==> flow/design.v <==
`timescale 1ns / 1ps
module LED_flow(
  input      i_clk,                     
  input      i_rst_n,                   
  input      pause,                     
  output reg [6:0] keyboard_val,        
  output reg [7:0] keyboard             
 );
reg [1:0] cnt2;                         
reg [3:0] flag;                         
reg [23:0] flag_time;                   
reg key_clk_sec;                        
reg key_clk_sec_d;
reg [1:0] cnt;                          
reg key_clk_d;
wire key_clk  = cnt[1];                 
wire sec_tick = key_clk_sec & ~key_clk_sec_d;
wire scan_tick = key_clk & ~key_clk_d;
always @ (posedge i_clk)
   begin
     if (i_rst_n) begin
         cnt <= 2'd0;
         cnt2 <= 2'd0;
         key_clk_sec <= 1'b0;
         key_clk_sec_d <= 1'b0;
         key_clk_d <= 1'b0;
     end else begin
         cnt <= cnt + 1'b1;
         cnt2 <= (cnt2 + 1'b1) % 2'd3;
         if(cnt2 < 2'd1)
             key_clk_sec <= 1'b1;
         else
             key_clk_sec <= 1'b0;
         key_clk_sec_d <= key_clk_sec;
         key_clk_d <= key_clk;
     end
   end
always @ (posedge i_clk)
  begin
    if (i_rst_n)
        flag_time <= 24'b0;
    else if(sec_tick && !pause)
        flag_time <= (flag_time + 1'b1) % 24'd8640000;
  end
always @ (posedge i_clk)
  if (i_rst_n) begin
    flag <= 4'd0;
    keyboard <= 8'b1111_1111;
    keyboard_val <= 7'b1111111;
  end else if (scan_tick)
  begin
    flag <= (flag + 1'b1) % 4'd8;
    case(flag)
       4'h0:begin
                keyboard <= 8'b0111_1111;    
                case((flag_time / 19'd360000) / 4'd10)
                4'd0:keyboard_val <= 7'b0000001;
                4'd1:keyboard_val <= 7'b1001111;
                4'd2:keyboard_val <= 7'b0010010;
                4'd3:keyboard_val <= 7'b0000110;
                4'd4:keyboard_val <= 7'b1001100;
                4'd5:keyboard_val <= 7'b0100100;
                4'd6:keyboard_val <= 7'b0100000;
                4'd7:keyboard_val <= 7'b0001111;
                4'd8:keyboard_val <= 7'b0000000;
                4'd9:keyboard_val <= 7'b0001100;
                endcase
            end
       4'h1:begin
                keyboard <= 8'b1011_1111;    
                case((flag_time / 19'd360000) % 4'd10)
                4'd0:keyboard_val <= 7'b0000001;
                4'd1:keyboard_val <= 7'b1001111;
                4'd2:keyboard_val <= 7'b0010010;
                4'd3:keyboard_val <= 7'b0000110;
                4'd4:keyboard_val <= 7'b1001100;
                4'd5:keyboard_val <= 7'b0100100;
                4'd6:keyboard_val <= 7'b0100000;
                4'd7:keyboard_val <= 7'b0001111;
                4'd8:keyboard_val <= 7'b0000000;
                4'd9:keyboard_val <= 7'b0001100;
                endcase
            end
       4'h2:begin
                keyboard <= 8'b1101_1111;    
                case(((flag_time / 13'd6000) % 6'd60) / 4'd10)
                4'd0:keyboard_val <= 7'b0000001;
                4'd1:keyboard_val <= 7'b1001111;
                4'd2:keyboard_val <= 7'b0010010;
                4'd3:keyboard_val <= 7'b0000110;
                4'd4:keyboard_val <= 7'b1001100;
                4'd5:keyboard_val <= 7'b0100100;
                4'd6:keyboard_val <= 7'b0100000;
                4'd7:keyboard_val <= 7'b0001111;
                4'd8:keyboard_val <= 7'b0000000;
                4'd9:keyboard_val <= 7'b0001100;
                endcase
            end
       4'h3:begin
                keyboard <= 8'b1110_1111;    
                case(((flag_time / 13'd6000) % 6'd60) % 4'd10)
                4'd0:keyboard_val <= 7'b0000001;
                4'd1:keyboard_val <= 7'b1001111;
                4'd2:keyboard_val <= 7'b0010010;
                4'd3:keyboard_val <= 7'b0000110;
                4'd4:keyboard_val <= 7'b1001100;
                4'd5:keyboard_val <= 7'b0100100;
                4'd6:keyboard_val <= 7'b0100000;
                4'd7:keyboard_val <= 7'b0001111;
                4'd8:keyboard_val <= 7'b0000000;
                4'd9:keyboard_val <= 7'b0001100;
                endcase
            end
       4'h4:begin
                keyboard <= 8'b1111_0111;    
                case(((flag_time / 7'd100) % 6'd60) / 4'd10)
                4'd0:keyboard_val <= 7'b0000001;
                4'd1:keyboard_val <= 7'b1001111;
                4'd2:keyboard_val <= 7'b0010010;
                4'd3:keyboard_val <= 7'b0000110;
                4'd4:keyboard_val <= 7'b1001100;
                4'd5:keyboard_val <= 7'b0100100;
                4'd6:keyboard_val <= 7'b0100000;
                4'd7:keyboard_val <= 7'b0001111;
                4'd8:keyboard_val <= 7'b0000000;
                4'd9:keyboard_val <= 7'b0001100;
                endcase
            end
       4'h5:begin
                keyboard <= 8'b1111_1011;    
                case(((flag_time / 7'd100) % 6'd60) % 4'd10)
                4'd0:keyboard_val <= 7'b0000001;
                4'd1:keyboard_val <= 7'b1001111;
                4'd2:keyboard_val <= 7'b0010010;
                4'd3:keyboard_val <= 7'b0000110;
                4'd4:keyboard_val <= 7'b1001100;
                4'd5:keyboard_val <= 7'b0100100;
                4'd6:keyboard_val <= 7'b0100000;
                4'd7:keyboard_val <= 7'b0001111;
                4'd8:keyboard_val <= 7'b0000000;
                4'd9:keyboard_val <= 7'b0001100;
                endcase
            end
       4'h6:begin
                keyboard <= 8'b1111_1101;    
                case((flag_time % 7'd100)/4'd10)
                4'd0:keyboard_val <= 7'b0000001;
                4'd1:keyboard_val <= 7'b1001111;
                4'd2:keyboard_val <= 7'b0010010;
                4'd3:keyboard_val <= 7'b0000110;
                4'd4:keyboard_val <= 7'b1001100;
                4'd5:keyboard_val <= 7'b0100100;
                4'd6:keyboard_val <= 7'b0100000;
                4'd7:keyboard_val <= 7'b0001111;
                4'd8:keyboard_val <= 7'b0000000;
                4'd9:keyboard_val <= 7'b0001100;
                endcase
            end
       4'h7:begin
                keyboard <= 8'b1111_1110;    
                case(flag_time % 4'd10)
                4'd0:keyboard_val <= 7'b0000001;
                4'd1:keyboard_val <= 7'b1001111;
                4'd2:keyboard_val <= 7'b0010010;
                4'd3:keyboard_val <= 7'b0000110;
                4'd4:keyboard_val <= 7'b1001100;
                4'd5:keyboard_val <= 7'b0100100;
                4'd6:keyboard_val <= 7'b0100000;
                4'd7:keyboard_val <= 7'b0001111;
                4'd8:keyboard_val <= 7'b0000000;
                4'd9:keyboard_val <= 7'b0001100;
                endcase
            end
    endcase
  end
endmodule
# ---- Tool chain data of LED_flow
# Module LED_flow before and after one edit of its RTL, step after step.
# Lines under "before" count in the file above, lines under "after" in the edited file.
# "delta": "after" minus "before" as printed here. "rel_change_pct": 100 x difference / "before".
# The mark - stands for no value.
dict set report inputs {
  top_module {LED_flow}
  clk_port {i_clk}
  library {sky130hd}
  lib_corner {tt_025C_1v80}
}

# ---- The edit
# The edit as a unified diff against the file above.
# The edited RTL no longer does the same as the RTL above: the edit was made by script, with no optimisation intended.
# begin of diff
@@ -129,5 +129,5 @@
        4'h5:begin
                 keyboard <= 8'b1111_1011;    
-                case(((flag_time / 7'd100) % 6'd60) % 4'd10)
+                case(((flag_time / 7'd100) % 6'd60) & 4'd10)
                 4'd0:keyboard_val <= 7'b0000001;
                 4'd1:keyboard_val <= 7'b1001111;
# end of diff

# ---- After elaboration
# Counts by Yosys on the flattened word-level netlist (proc, flatten, opt, wreduce; memories kept). Register bits leave out memories and registers merged into their read ports (data or address). Print and check cells are left out. Cells with the same type and inputs are merged into one.
# element before after delta rel_change_pct
set word_totals {}
lappend word_totals {register_bits 49 49 0 0.00}
lappend word_totals {input_bits 3 3 0 0.00}
lappend word_totals {wordCells 146 138 -8 -5.48}
# element before after delta rel_change_pct
set op_classes {}
lappend op_classes {add_sub_neg 4 4 0 0.00}
lappend op_classes {n_div 16 15 -1 -6.25}
lappend op_classes {cmp 1 1 0 0.00}
lappend op_classes {n_eq 87 80 -7 -8.05}
lappend op_classes {n_mux 11 11 0 0.00}
lappend op_classes {n_logic 4 4 0 0.00}
lappend op_classes {n_reduce_logical 14 14 0 0.00}
# cell before after delta rel_change_pct
set op_table {}
lappend op_table {{== test 24 x 3 -> 1 bit with constant B} 32 28 -4 -12.50}
lappend op_table {{== test 24 x 2 -> 1 bit with constant B} 16 14 -2 -12.50}
lappend op_table {{== test 24 x 4 -> 1 bit with constant B} 16 14 -2 -12.50}
lappend op_table {{== test 24 x 1 -> 1 bit with constant B} 8 7 -1 -12.50}
lappend op_table {{!= test 11 bit with constant B} 8 7 -1 -12.50}
lappend op_table {{case mux 7 bit (select 10 bit)} 8 7 -1 -12.50}
lappend op_table {{modulo 24 x 4 -> 24 bit with constant B} 4 3 -1 -25.00}
lappend op_table {{== test 2 x 1 -> 1 bit with constant B} 0 1 1 -}
lappend op_table {{== test 2 bit with constant B} 0 1 1 -}
lappend op_table {{!= test 4 bit with constant B} 0 1 1 -}
lappend op_table {{case mux 7 bit (select 3 bit)} 0 1 1 -}
lappend op_table {{zero test 24 bit} 8 8 0 0.00}
lappend op_table {{divider 24 x 4 -> 24 bit with constant B} 4 4 0 0.00}
lappend op_table {{== test 3 bit with constant B} 4 4 0 0.00}
lappend op_table {{adder 2 x 1 -> 2 bit with constant B} 2 2 0 0.00}
lappend op_table {{bitwise AND 1 bit} 2 2 0 0.00}
lappend op_table {{== test 3 x 2 -> 1 bit with constant B} 2 2 0 0.00}
lappend op_table {{modulo 24 x 6 -> 24 bit with constant B} 2 2 0 0.00}
lappend op_table {{inverter 1 bit} 2 2 0 0.00}
lappend op_table {{adder 24 x 1 -> 24 bit with constant B} 1 1 0 0.00}
lappend op_table {{adder 3 x 1 -> 3 bit with constant B} 1 1 0 0.00}
lappend op_table {{divider 24 x 13 -> 24 bit with constant B} 1 1 0 0.00}
lappend op_table {{divider 24 x 19 -> 24 bit with constant B} 1 1 0 0.00}
lappend op_table {{divider 24 x 7 -> 24 bit with constant B} 1 1 0 0.00}
lappend op_table {{== test 3 x 1 -> 1 bit with constant B} 1 1 0 0.00}
lappend op_table {{logical AND 1 bit} 1 1 0 0.00}
lappend op_table {{zero test 1 bit} 1 1 0 0.00}
lappend op_table {{zero test 4 bit} 1 1 0 0.00}
# Not every row of either side is listed.

# ---- Longest topological paths
# Yosys ltp: most cells in a row. Word level: on the elaborated netlist, between registers, memories and ports. Mapped: between sequential cells and ports; inverters and the memories' decode and read muxes count.
# element before after delta rel_change_pct
set logic_depth {}
lappend logic_depth {word_depth 6 6 0 0.00}
lappend logic_depth {abc_area 0 0 - -}
lappend logic_depth {ltp_mapped 86 114 28 32.56}
lappend logic_depth {mapped_depth_nobuf 69 86 17 24.64}

# ---- Netlist
# Yosys stat after the flow's synthesis: flattened, memories mapped to cells. It holds for the ABC_AREA given above (unset counts as 0); a run with the other value may have another netlist.
# type before after delta rel_change_pct
set by_type {}
lappend by_type {sky130_fd_sc_hd__clkbuf_1 147 120 -27 -18.37}
lappend by_type {sky130_fd_sc_hd__nand3_1 140 167 27 19.29}
lappend by_type {sky130_fd_sc_hd__xor2_1 59 83 24 40.68}
lappend by_type {sky130_fd_sc_hd__a21oi_1 278 300 22 7.91}
lappend by_type {sky130_fd_sc_hd__or2_2 42 21 -21 -50.00}
lappend by_type {sky130_fd_sc_hd__and2_1 58 77 19 32.76}
lappend by_type {sky130_fd_sc_hd__or3_1 58 39 -19 -32.76}
lappend by_type {sky130_fd_sc_hd__nand2_1 389 372 -17 -4.37}
lappend by_type {sky130_fd_sc_hd__inv_1 106 91 -15 -14.15}
lappend by_type {sky130_fd_sc_hd__or4_1 17 31 14 82.35}
lappend by_type {sky130_fd_sc_hd__buf_4 12 26 14 116.67}
lappend by_type {sky130_fd_sc_hd__o211ai_1 62 51 -11 -17.74}
lappend by_type {sky130_fd_sc_hd__o22ai_1 45 34 -11 -24.44}
lappend by_type {sky130_fd_sc_hd__a2bb2oi_1 8 18 10 125.00}
lappend by_type {sky130_fd_sc_hd__mux2i_1 65 74 9 13.85}
lappend by_type {sky130_fd_sc_hd__a211oi_1 62 53 -9 -14.52}
lappend by_type {sky130_fd_sc_hd__o31ai_1 30 39 9 30.00}
lappend by_type {sky130_fd_sc_hd__a32oi_1 19 10 -9 -47.37}
# Not every row of either side is listed.
# element before after delta rel_change_pct
set mapped {}
lappend mapped {cells 3840 3935 95 2.47}
lappend mapped {area_um2 25046.5 26152.6 1106.1 4.42}
lappend mapped {seqArea_um2 960.9 960.9 0.0 0.00}
lappend mapped {ffs 48 48 0 0.00}
lappend mapped {buffers 230 221 -9 -3.91}

# ---- Timing after synthesis
# Source: OpenSTA report_checks on the synthesized netlist (no wires, ideal clock, input and output delay 20% of the period each), path of least setup slack; recovery checks are left aside. Register names are those of the netlist, which keeps one name where synthesis merged equal registers.
# element before after delta rel_change_pct
set synth_timing {}
lappend synth_timing {kind reg-to-reg reg-to-reg - -}
lappend synth_timing {start {register flag_time[20]} {register flag_time[20]} - -}
lappend synth_timing {end {register keyboard_val[6]} {register keyboard_val[3]} - -}
lappend synth_timing {tclk_ns 25.0 25.0 0.0 0.00}
lappend synth_timing {setup_time_ns 0.079 0.087 0.008 -}
lappend synth_timing {arrival_time_ns 19.806 25.575 5.769 29.13}
lappend synth_timing {t_required_ns 24.921 24.913 -0.008 -0.03}
lappend synth_timing {setup_slack_ns 5.115 -0.662 -5.777 -}
lappend synth_timing {path_delay_ns 19.885 25.662 5.777 29.05}
lappend synth_timing {path_stages 77 98 21 27.27}
lappend synth_timing {path_buffers 9 12 3 33.33}
lappend synth_timing {synth_period_reached_ns 19.885 25.662 5.777 29.05}
# "path_delay_ns" = arrival - input delay + setup time.
# "path_stages": output pins that drive a net of the path, with the launching flip-flop's if there is one; two outputs of one cell count as two.
# "synth_period_reached_ns" is the clock period less the worst setup slack; recovery checks do not enter. This is arithmetic on one report: input and output delays are still those of the set period (20% each).
# Between the ends stands the longest chain of elaborated cells between them, by number of cells; it is not shown to be the way that was timed. Of several equally long chains one is given.
# A line is the first line of the expression or statement that the cell stems from. Yosys adds cells for indexed reads and writes and turns some case tables into memories.
# A register here has more assigning lines than the two given.
dict set report synth_between_before {
  path_cell_list {sky130_fd_sc_hd__dfxtp_1 sky130_fd_sc_hd__buf_2 sky130_fd_sc_hd__or2_1 sky130_fd_sc_hd__buf_2 sky130_fd_sc_hd__a211oi_1 sky130_fd_sc_hd__or3_1 sky130_fd_sc_hd__buf_2 sky130_fd_sc_hd__mux2_1 sky130_fd_sc_hd__a211o_1 sky130_fd_sc_hd__o21ai_1 sky130_fd_sc_hd__a21oi_1 sky130_fd_sc_hd__or3b_1 sky130_fd_sc_hd__o221a_1 sky130_fd_sc_hd__a211o_1 sky130_fd_sc_hd__a32o_1 sky130_fd_sc_hd__nor2b_2 sky130_fd_sc_hd__nand3_2 sky130_fd_sc_hd__a311oi_2 [... 41 more ...] sky130_fd_sc_hd__a311oi_1 sky130_fd_sc_hd__xor2_1 sky130_fd_sc_hd__a2111oi_2 sky130_fd_sc_hd__nand4bb_2 sky130_fd_sc_hd__or4_4 sky130_fd_sc_hd__a21o_1 sky130_fd_sc_hd__o2111a_1 sky130_fd_sc_hd__a32oi_1 sky130_fd_sc_hd__xor2_1 sky130_fd_sc_hd__or2_2 sky130_fd_sc_hd__or4_4 sky130_fd_sc_hd__nor2_2 sky130_fd_sc_hd__nor3_1 sky130_fd_sc_hd__or4_1 sky130_fd_sc_hd__a32o_1 sky130_fd_sc_hd__o41a_1 sky130_fd_sc_hd__or3_1 sky130_fd_sc_hd__o211ai_1}
  elab_chain_len 6
}
# element line_no
set synth_lines_before {}
lappend synth_lines_before {{start, declared} 11} ;# reg [23:0] flag_time;
lappend synth_lines_before {{start, assigned} 41} ;# flag_time <= 24'b0;
lappend synth_lines_before {{start, assigned} 43} ;# flag_time <= (flag_time + 1'b1) % 24'd8640000;
lappend synth_lines_before {{divider 24 x 7 -> 24 bit} 131} ;# case(((flag_time / 7'd100) % 6'd60) % 4'd10)
lappend synth_lines_before {{modulo 24 x 6 -> 24 bit} 131}
lappend synth_lines_before {{modulo 24 x 4 -> 24 bit} 131}
lappend synth_lines_before {{== test 24 x 4 -> 1 bit} 131}
lappend synth_lines_before {{case mux 7 bit (select 10 bit)} 131}
lappend synth_lines_before {{case mux 7 bit (select 8 bit)} 53} ;# case(flag)
lappend synth_lines_before {{end, assigned} 49} ;# keyboard_val <= 7'b1111111;
lappend synth_lines_before {{end, assigned} 57} ;# 4'd0:keyboard_val <= 7'b0000001;
lappend synth_lines_before {{end, declared} 6} ;# output reg [6:0] keyboard_val,
dict set report synth_between_after {
  path_cell_list {sky130_fd_sc_hd__dfxtp_1 sky130_fd_sc_hd__buf_4 sky130_fd_sc_hd__and2_1 sky130_fd_sc_hd__buf_2 sky130_fd_sc_hd__a221o_1 sky130_fd_sc_hd__or3_4 sky130_fd_sc_hd__and4_4 sky130_fd_sc_hd__o22a_4 sky130_fd_sc_hd__mux2_4 sky130_fd_sc_hd__o22ai_2 sky130_fd_sc_hd__mux2i_1 sky130_fd_sc_hd__a211oi_4 sky130_fd_sc_hd__a2111oi_2 sky130_fd_sc_hd__a21oi_1 sky130_fd_sc_hd__o21bai_1 sky130_fd_sc_hd__a31o_2 sky130_fd_sc_hd__nor2_1 sky130_fd_sc_hd__o311ai_4 [... 62 more ...] sky130_fd_sc_hd__mux2i_1 sky130_fd_sc_hd__nor4_2 sky130_fd_sc_hd__nand2_1 sky130_fd_sc_hd__nor4_2 sky130_fd_sc_hd__xor2_2 sky130_fd_sc_hd__nand4bb_1 sky130_fd_sc_hd__or4_1 sky130_fd_sc_hd__buf_2 sky130_fd_sc_hd__mux2i_1 sky130_fd_sc_hd__xnor2_1 sky130_fd_sc_hd__o2111ai_1 sky130_fd_sc_hd__o41ai_1 sky130_fd_sc_hd__o211ai_1 sky130_fd_sc_hd__or4b_4 sky130_fd_sc_hd__nor4_4 sky130_fd_sc_hd__xor2_1 sky130_fd_sc_hd__o311a_1 sky130_fd_sc_hd__o31ai_1}
  elab_chain_len 6
}
# element line_no
set synth_lines_after {}
lappend synth_lines_after {{start, declared} 11} ;# reg [23:0] flag_time;
lappend synth_lines_after {{start, assigned} 41} ;# flag_time <= 24'b0;
lappend synth_lines_after {{start, assigned} 43} ;# flag_time <= (flag_time + 1'b1) % 24'd8640000;
lappend synth_lines_after {{divider 24 x 7 -> 24 bit} 116} ;# case(((flag_time / 7'd100) % 6'd60) / 4'd10)
lappend synth_lines_after {{modulo 24 x 6 -> 24 bit} 116}
lappend synth_lines_after {{divider 24 x 4 -> 24 bit} 116}
lappend synth_lines_after {{== test 24 x 4 -> 1 bit} 116}
lappend synth_lines_after {{case mux 7 bit (select 10 bit)} 116}
lappend synth_lines_after {{case mux 7 bit (select 8 bit)} 53} ;# case(flag)
lappend synth_lines_after {{end, assigned} 49} ;# keyboard_val <= 7'b1111111;
lappend synth_lines_after {{end, assigned} 57} ;# 4'd0:keyboard_val <= 7'b0000001;
lappend synth_lines_after {{end, declared} 6} ;# output reg [6:0] keyboard_val,

# ---- Path in the finished layout
# From the final timing report of each run of pair A: the path of least setup slack in the routed layout; clock arrival at registers is part of the times.
# element before after delta rel_change_pct
set layout_timing {}
lappend layout_timing {kind reg-to-reg reg-to-reg - -}
lappend layout_timing {start {register flag_time[20]} {register flag_time[20]} - -}
lappend layout_timing {end {register keyboard_val[0]} {register keyboard_val[2]} - -}
lappend layout_timing {tclk_ns 25.0 25.0 0.0 0.00}
lappend layout_timing {setup_time_ns 0.12 0.11 -0.01 -}
lappend layout_timing {arrival_time_ns 23.81 25.65 1.84 7.73}
lappend layout_timing {t_required_ns 25.18 25.20 0.02 0.08}
lappend layout_timing {setup_slack_ns 1.37 -0.45 -1.82 -}
lappend layout_timing {path_stages 71 113 42 59.15}
lappend layout_timing {path_buffers 5 29 24 480.00}
# Between the ends stands the longest chain of elaborated cells between them, by number of cells; it is not shown to be the way that was timed. Of several equally long chains one is given.
# A register here has more assigning lines than the two given.
dict set report layout_between_before {
  path_cell_list {sky130_fd_sc_hd__dfxtp_1 sky130_fd_sc_hd__buf_4 sky130_fd_sc_hd__nor2_1 sky130_fd_sc_hd__and2_1 sky130_fd_sc_hd__a221oi_1 sky130_fd_sc_hd__o21ai_1 sky130_fd_sc_hd__a2111oi_0 sky130_fd_sc_hd__o21ai_2 sky130_fd_sc_hd__a21oi_2 sky130_fd_sc_hd__mux2_2 sky130_fd_sc_hd__o21ai_0 sky130_fd_sc_hd__nor2_1 sky130_fd_sc_hd__o31ai_1 sky130_fd_sc_hd__mux2i_2 sky130_fd_sc_hd__a211oi_1 sky130_fd_sc_hd__mux2i_1 sky130_fd_sc_hd__or2_1 sky130_fd_sc_hd__nand3_2 [... 35 more ...] sky130_fd_sc_hd__xor2_1 sky130_fd_sc_hd__buf_4 sky130_fd_sc_hd__a2111oi_2 sky130_fd_sc_hd__nand4bb_2 sky130_fd_sc_hd__o41ai_2 sky130_fd_sc_hd__or2_2 sky130_fd_sc_hd__o2111a_1 sky130_fd_sc_hd__nand3_2 sky130_fd_sc_hd__mux2i_1 sky130_fd_sc_hd__xnor2_1 sky130_fd_sc_hd__or4_4 sky130_fd_sc_hd__nor2_4 sky130_fd_sc_hd__nor3_1 sky130_fd_sc_hd__or4_1 sky130_fd_sc_hd__a32o_1 sky130_fd_sc_hd__or4_1 sky130_fd_sc_hd__a221oi_1 sky130_fd_sc_hd__o21ai_1}
  elab_chain_len 6
}
# element line_no
set layout_lines_before {}
lappend layout_lines_before {{start, declared} 11} ;# reg [23:0] flag_time;
lappend layout_lines_before {{start, assigned} 41} ;# flag_time <= 24'b0;
lappend layout_lines_before {{start, assigned} 43} ;# flag_time <= (flag_time + 1'b1) % 24'd8640000;
lappend layout_lines_before {{divider 24 x 7 -> 24 bit} 131} ;# case(((flag_time / 7'd100) % 6'd60) % 4'd10)
lappend layout_lines_before {{modulo 24 x 6 -> 24 bit} 131}
lappend layout_lines_before {{modulo 24 x 4 -> 24 bit} 131}
lappend layout_lines_before {{== test 24 x 4 -> 1 bit} 131}
lappend layout_lines_before {{case mux 7 bit (select 10 bit)} 131}
lappend layout_lines_before {{case mux 7 bit (select 8 bit)} 53} ;# case(flag)
lappend layout_lines_before {{end, assigned} 49} ;# keyboard_val <= 7'b1111111;
lappend layout_lines_before {{end, assigned} 57} ;# 4'd0:keyboard_val <= 7'b0000001;
lappend layout_lines_before {{end, declared} 6} ;# output reg [6:0] keyboard_val,
dict set report layout_between_after {
  path_cell_list {sky130_fd_sc_hd__dfxtp_2 sky130_fd_sc_hd__buf_12 sky130_fd_sc_hd__o211a_1 sky130_fd_sc_hd__or4_1 sky130_fd_sc_hd__a32o_2 sky130_fd_sc_hd__and4_4 sky130_fd_sc_hd__o22a_4 sky130_fd_sc_hd__mux2_4 sky130_fd_sc_hd__buf_4 sky130_fd_sc_hd__o22ai_2 sky130_fd_sc_hd__nand2_1 sky130_fd_sc_hd__a211o_1 sky130_fd_sc_hd__nand4_1 sky130_fd_sc_hd__buf_6 sky130_fd_sc_hd__a31oi_4 sky130_fd_sc_hd__buf_6 sky130_fd_sc_hd__a221o_1 sky130_fd_sc_hd__a221oi_2 [... 77 more ...] sky130_fd_sc_hd__nand3_4 sky130_fd_sc_hd__buf_6 sky130_fd_sc_hd__or4_1 sky130_fd_sc_hd__o2111ai_2 sky130_fd_sc_hd__o211ai_1 sky130_fd_sc_hd__buf_4 sky130_fd_sc_hd__or4_4 sky130_fd_sc_hd__a21o_1 sky130_fd_sc_hd__a22o_1 sky130_fd_sc_hd__or4b_4 sky130_fd_sc_hd__o41ai_2 sky130_fd_sc_hd__o211ai_1 sky130_fd_sc_hd__or4b_4 sky130_fd_sc_hd__nor4_4 sky130_fd_sc_hd__buf_4 sky130_fd_sc_hd__o22ai_1 sky130_fd_sc_hd__a221oi_1 sky130_fd_sc_hd__o21ai_1}
  elab_chain_len 6
}
# element line_no
set layout_lines_after {}
lappend layout_lines_after {{start, declared} 11} ;# reg [23:0] flag_time;
lappend layout_lines_after {{start, assigned} 41} ;# flag_time <= 24'b0;
lappend layout_lines_after {{start, assigned} 43} ;# flag_time <= (flag_time + 1'b1) % 24'd8640000;
lappend layout_lines_after {{divider 24 x 7 -> 24 bit} 116} ;# case(((flag_time / 7'd100) % 6'd60) / 4'd10)
lappend layout_lines_after {{modulo 24 x 6 -> 24 bit} 116}
lappend layout_lines_after {{divider 24 x 4 -> 24 bit} 116}
lappend layout_lines_after {{== test 24 x 4 -> 1 bit} 116}
lappend layout_lines_after {{case mux 7 bit (select 10 bit)} 116}
lappend layout_lines_after {{case mux 7 bit (select 8 bit)} 53} ;# case(flag)
lappend layout_lines_after {{end, assigned} 49} ;# keyboard_val <= 7'b1111111;
lappend layout_lines_after {{end, assigned} 57} ;# 4'd0:keyboard_val <= 7'b0000001;
lappend layout_lines_after {{end, declared} 6} ;# output reg [6:0] keyboard_val,

# ---- Measured runs
# Runs of the flow (Yosys, OpenROAD) on both versions; the two runs of a pair have the same settings. The constraints put input and output delay at 20% of the set period each and load the outputs with 0.01 pF.
dict set report flow_settings_pair_A {
  CORE_UTILIZATION 40
  PLACE_DENSITY 0.6
  period_ns 25.0
  CAP_MARGIN 20
  CORE_MARGIN 2
  SLEW_MARGIN 20
}
# element before after delta rel_change_pct
set measured_pair_A {}
lappend measured_pair_A {ys_area_um2 25046.5 26152.6 1106.1 4.42}
lappend measured_pair_A {die_area_um2 64632.9 67441.5 2808.6 4.35}
lappend measured_pair_A {post_route_stdcell_area_um2 26432.9 39497.9 13065.0 49.43}
lappend measured_pair_A {post_route_util_frac 0.428 0.612 0.184 -}
lappend measured_pair_A {ws_setup_ns 1.366 -0.449 -1.815 -}
lappend measured_pair_A {tns_setup_ns 0.000 -2.276 -2.276 -}
lappend measured_pair_A {fin_hold_ws_ns 0.423 0.423 0.000 -}
lappend measured_pair_A {period_reached_ns 23.634 25.449 1.815 7.68}
dict set report flow_settings_pair_B {
  ABC_AREA 1
  CORE_ASPECT_RATIO 1.11
  CORE_UTILIZATION 54
  CTS_CLUSTER_SIZE 12
  GPL_ROUTABILITY_DRIVEN 0
  MIN_ROUTING_LAYER {met1}
  PLACE_DENSITY 0.46
  SETUP_SLACK_MARGIN 2.71
  period_ns 18.0
  CAP_MARGIN 20
  CORE_MARGIN 2
  SLEW_MARGIN 20
}
# element before after delta rel_change_pct
set measured_pair_B {}
lappend measured_pair_B {ys_area_um2 25201.7 27273.7 2072.0 8.22}
lappend measured_pair_B {die_area_um2 48417.0 52322.8 3905.8 8.07}
lappend measured_pair_B {post_route_stdcell_area_um2 39344.0 41218.3 1874.3 4.76}
lappend measured_pair_B {post_route_util_frac 0.851 0.827 -0.024 -}
lappend measured_pair_B {ws_setup_ns -13.002 -11.099 1.903 -}
lappend measured_pair_B {tns_setup_ns -90.851 -77.221 13.630 -}
lappend measured_pair_B {fin_hold_ws_ns 0.433 0.421 -0.012 -}
lappend measured_pair_B {period_reached_ns 31.002 29.099 -1.903 -6.14}
# By "period_reached_ns" is meant the clock period of the run minus its worst setup slack. This is arithmetic on one report: input and output delays are still those of the set period (20% each).
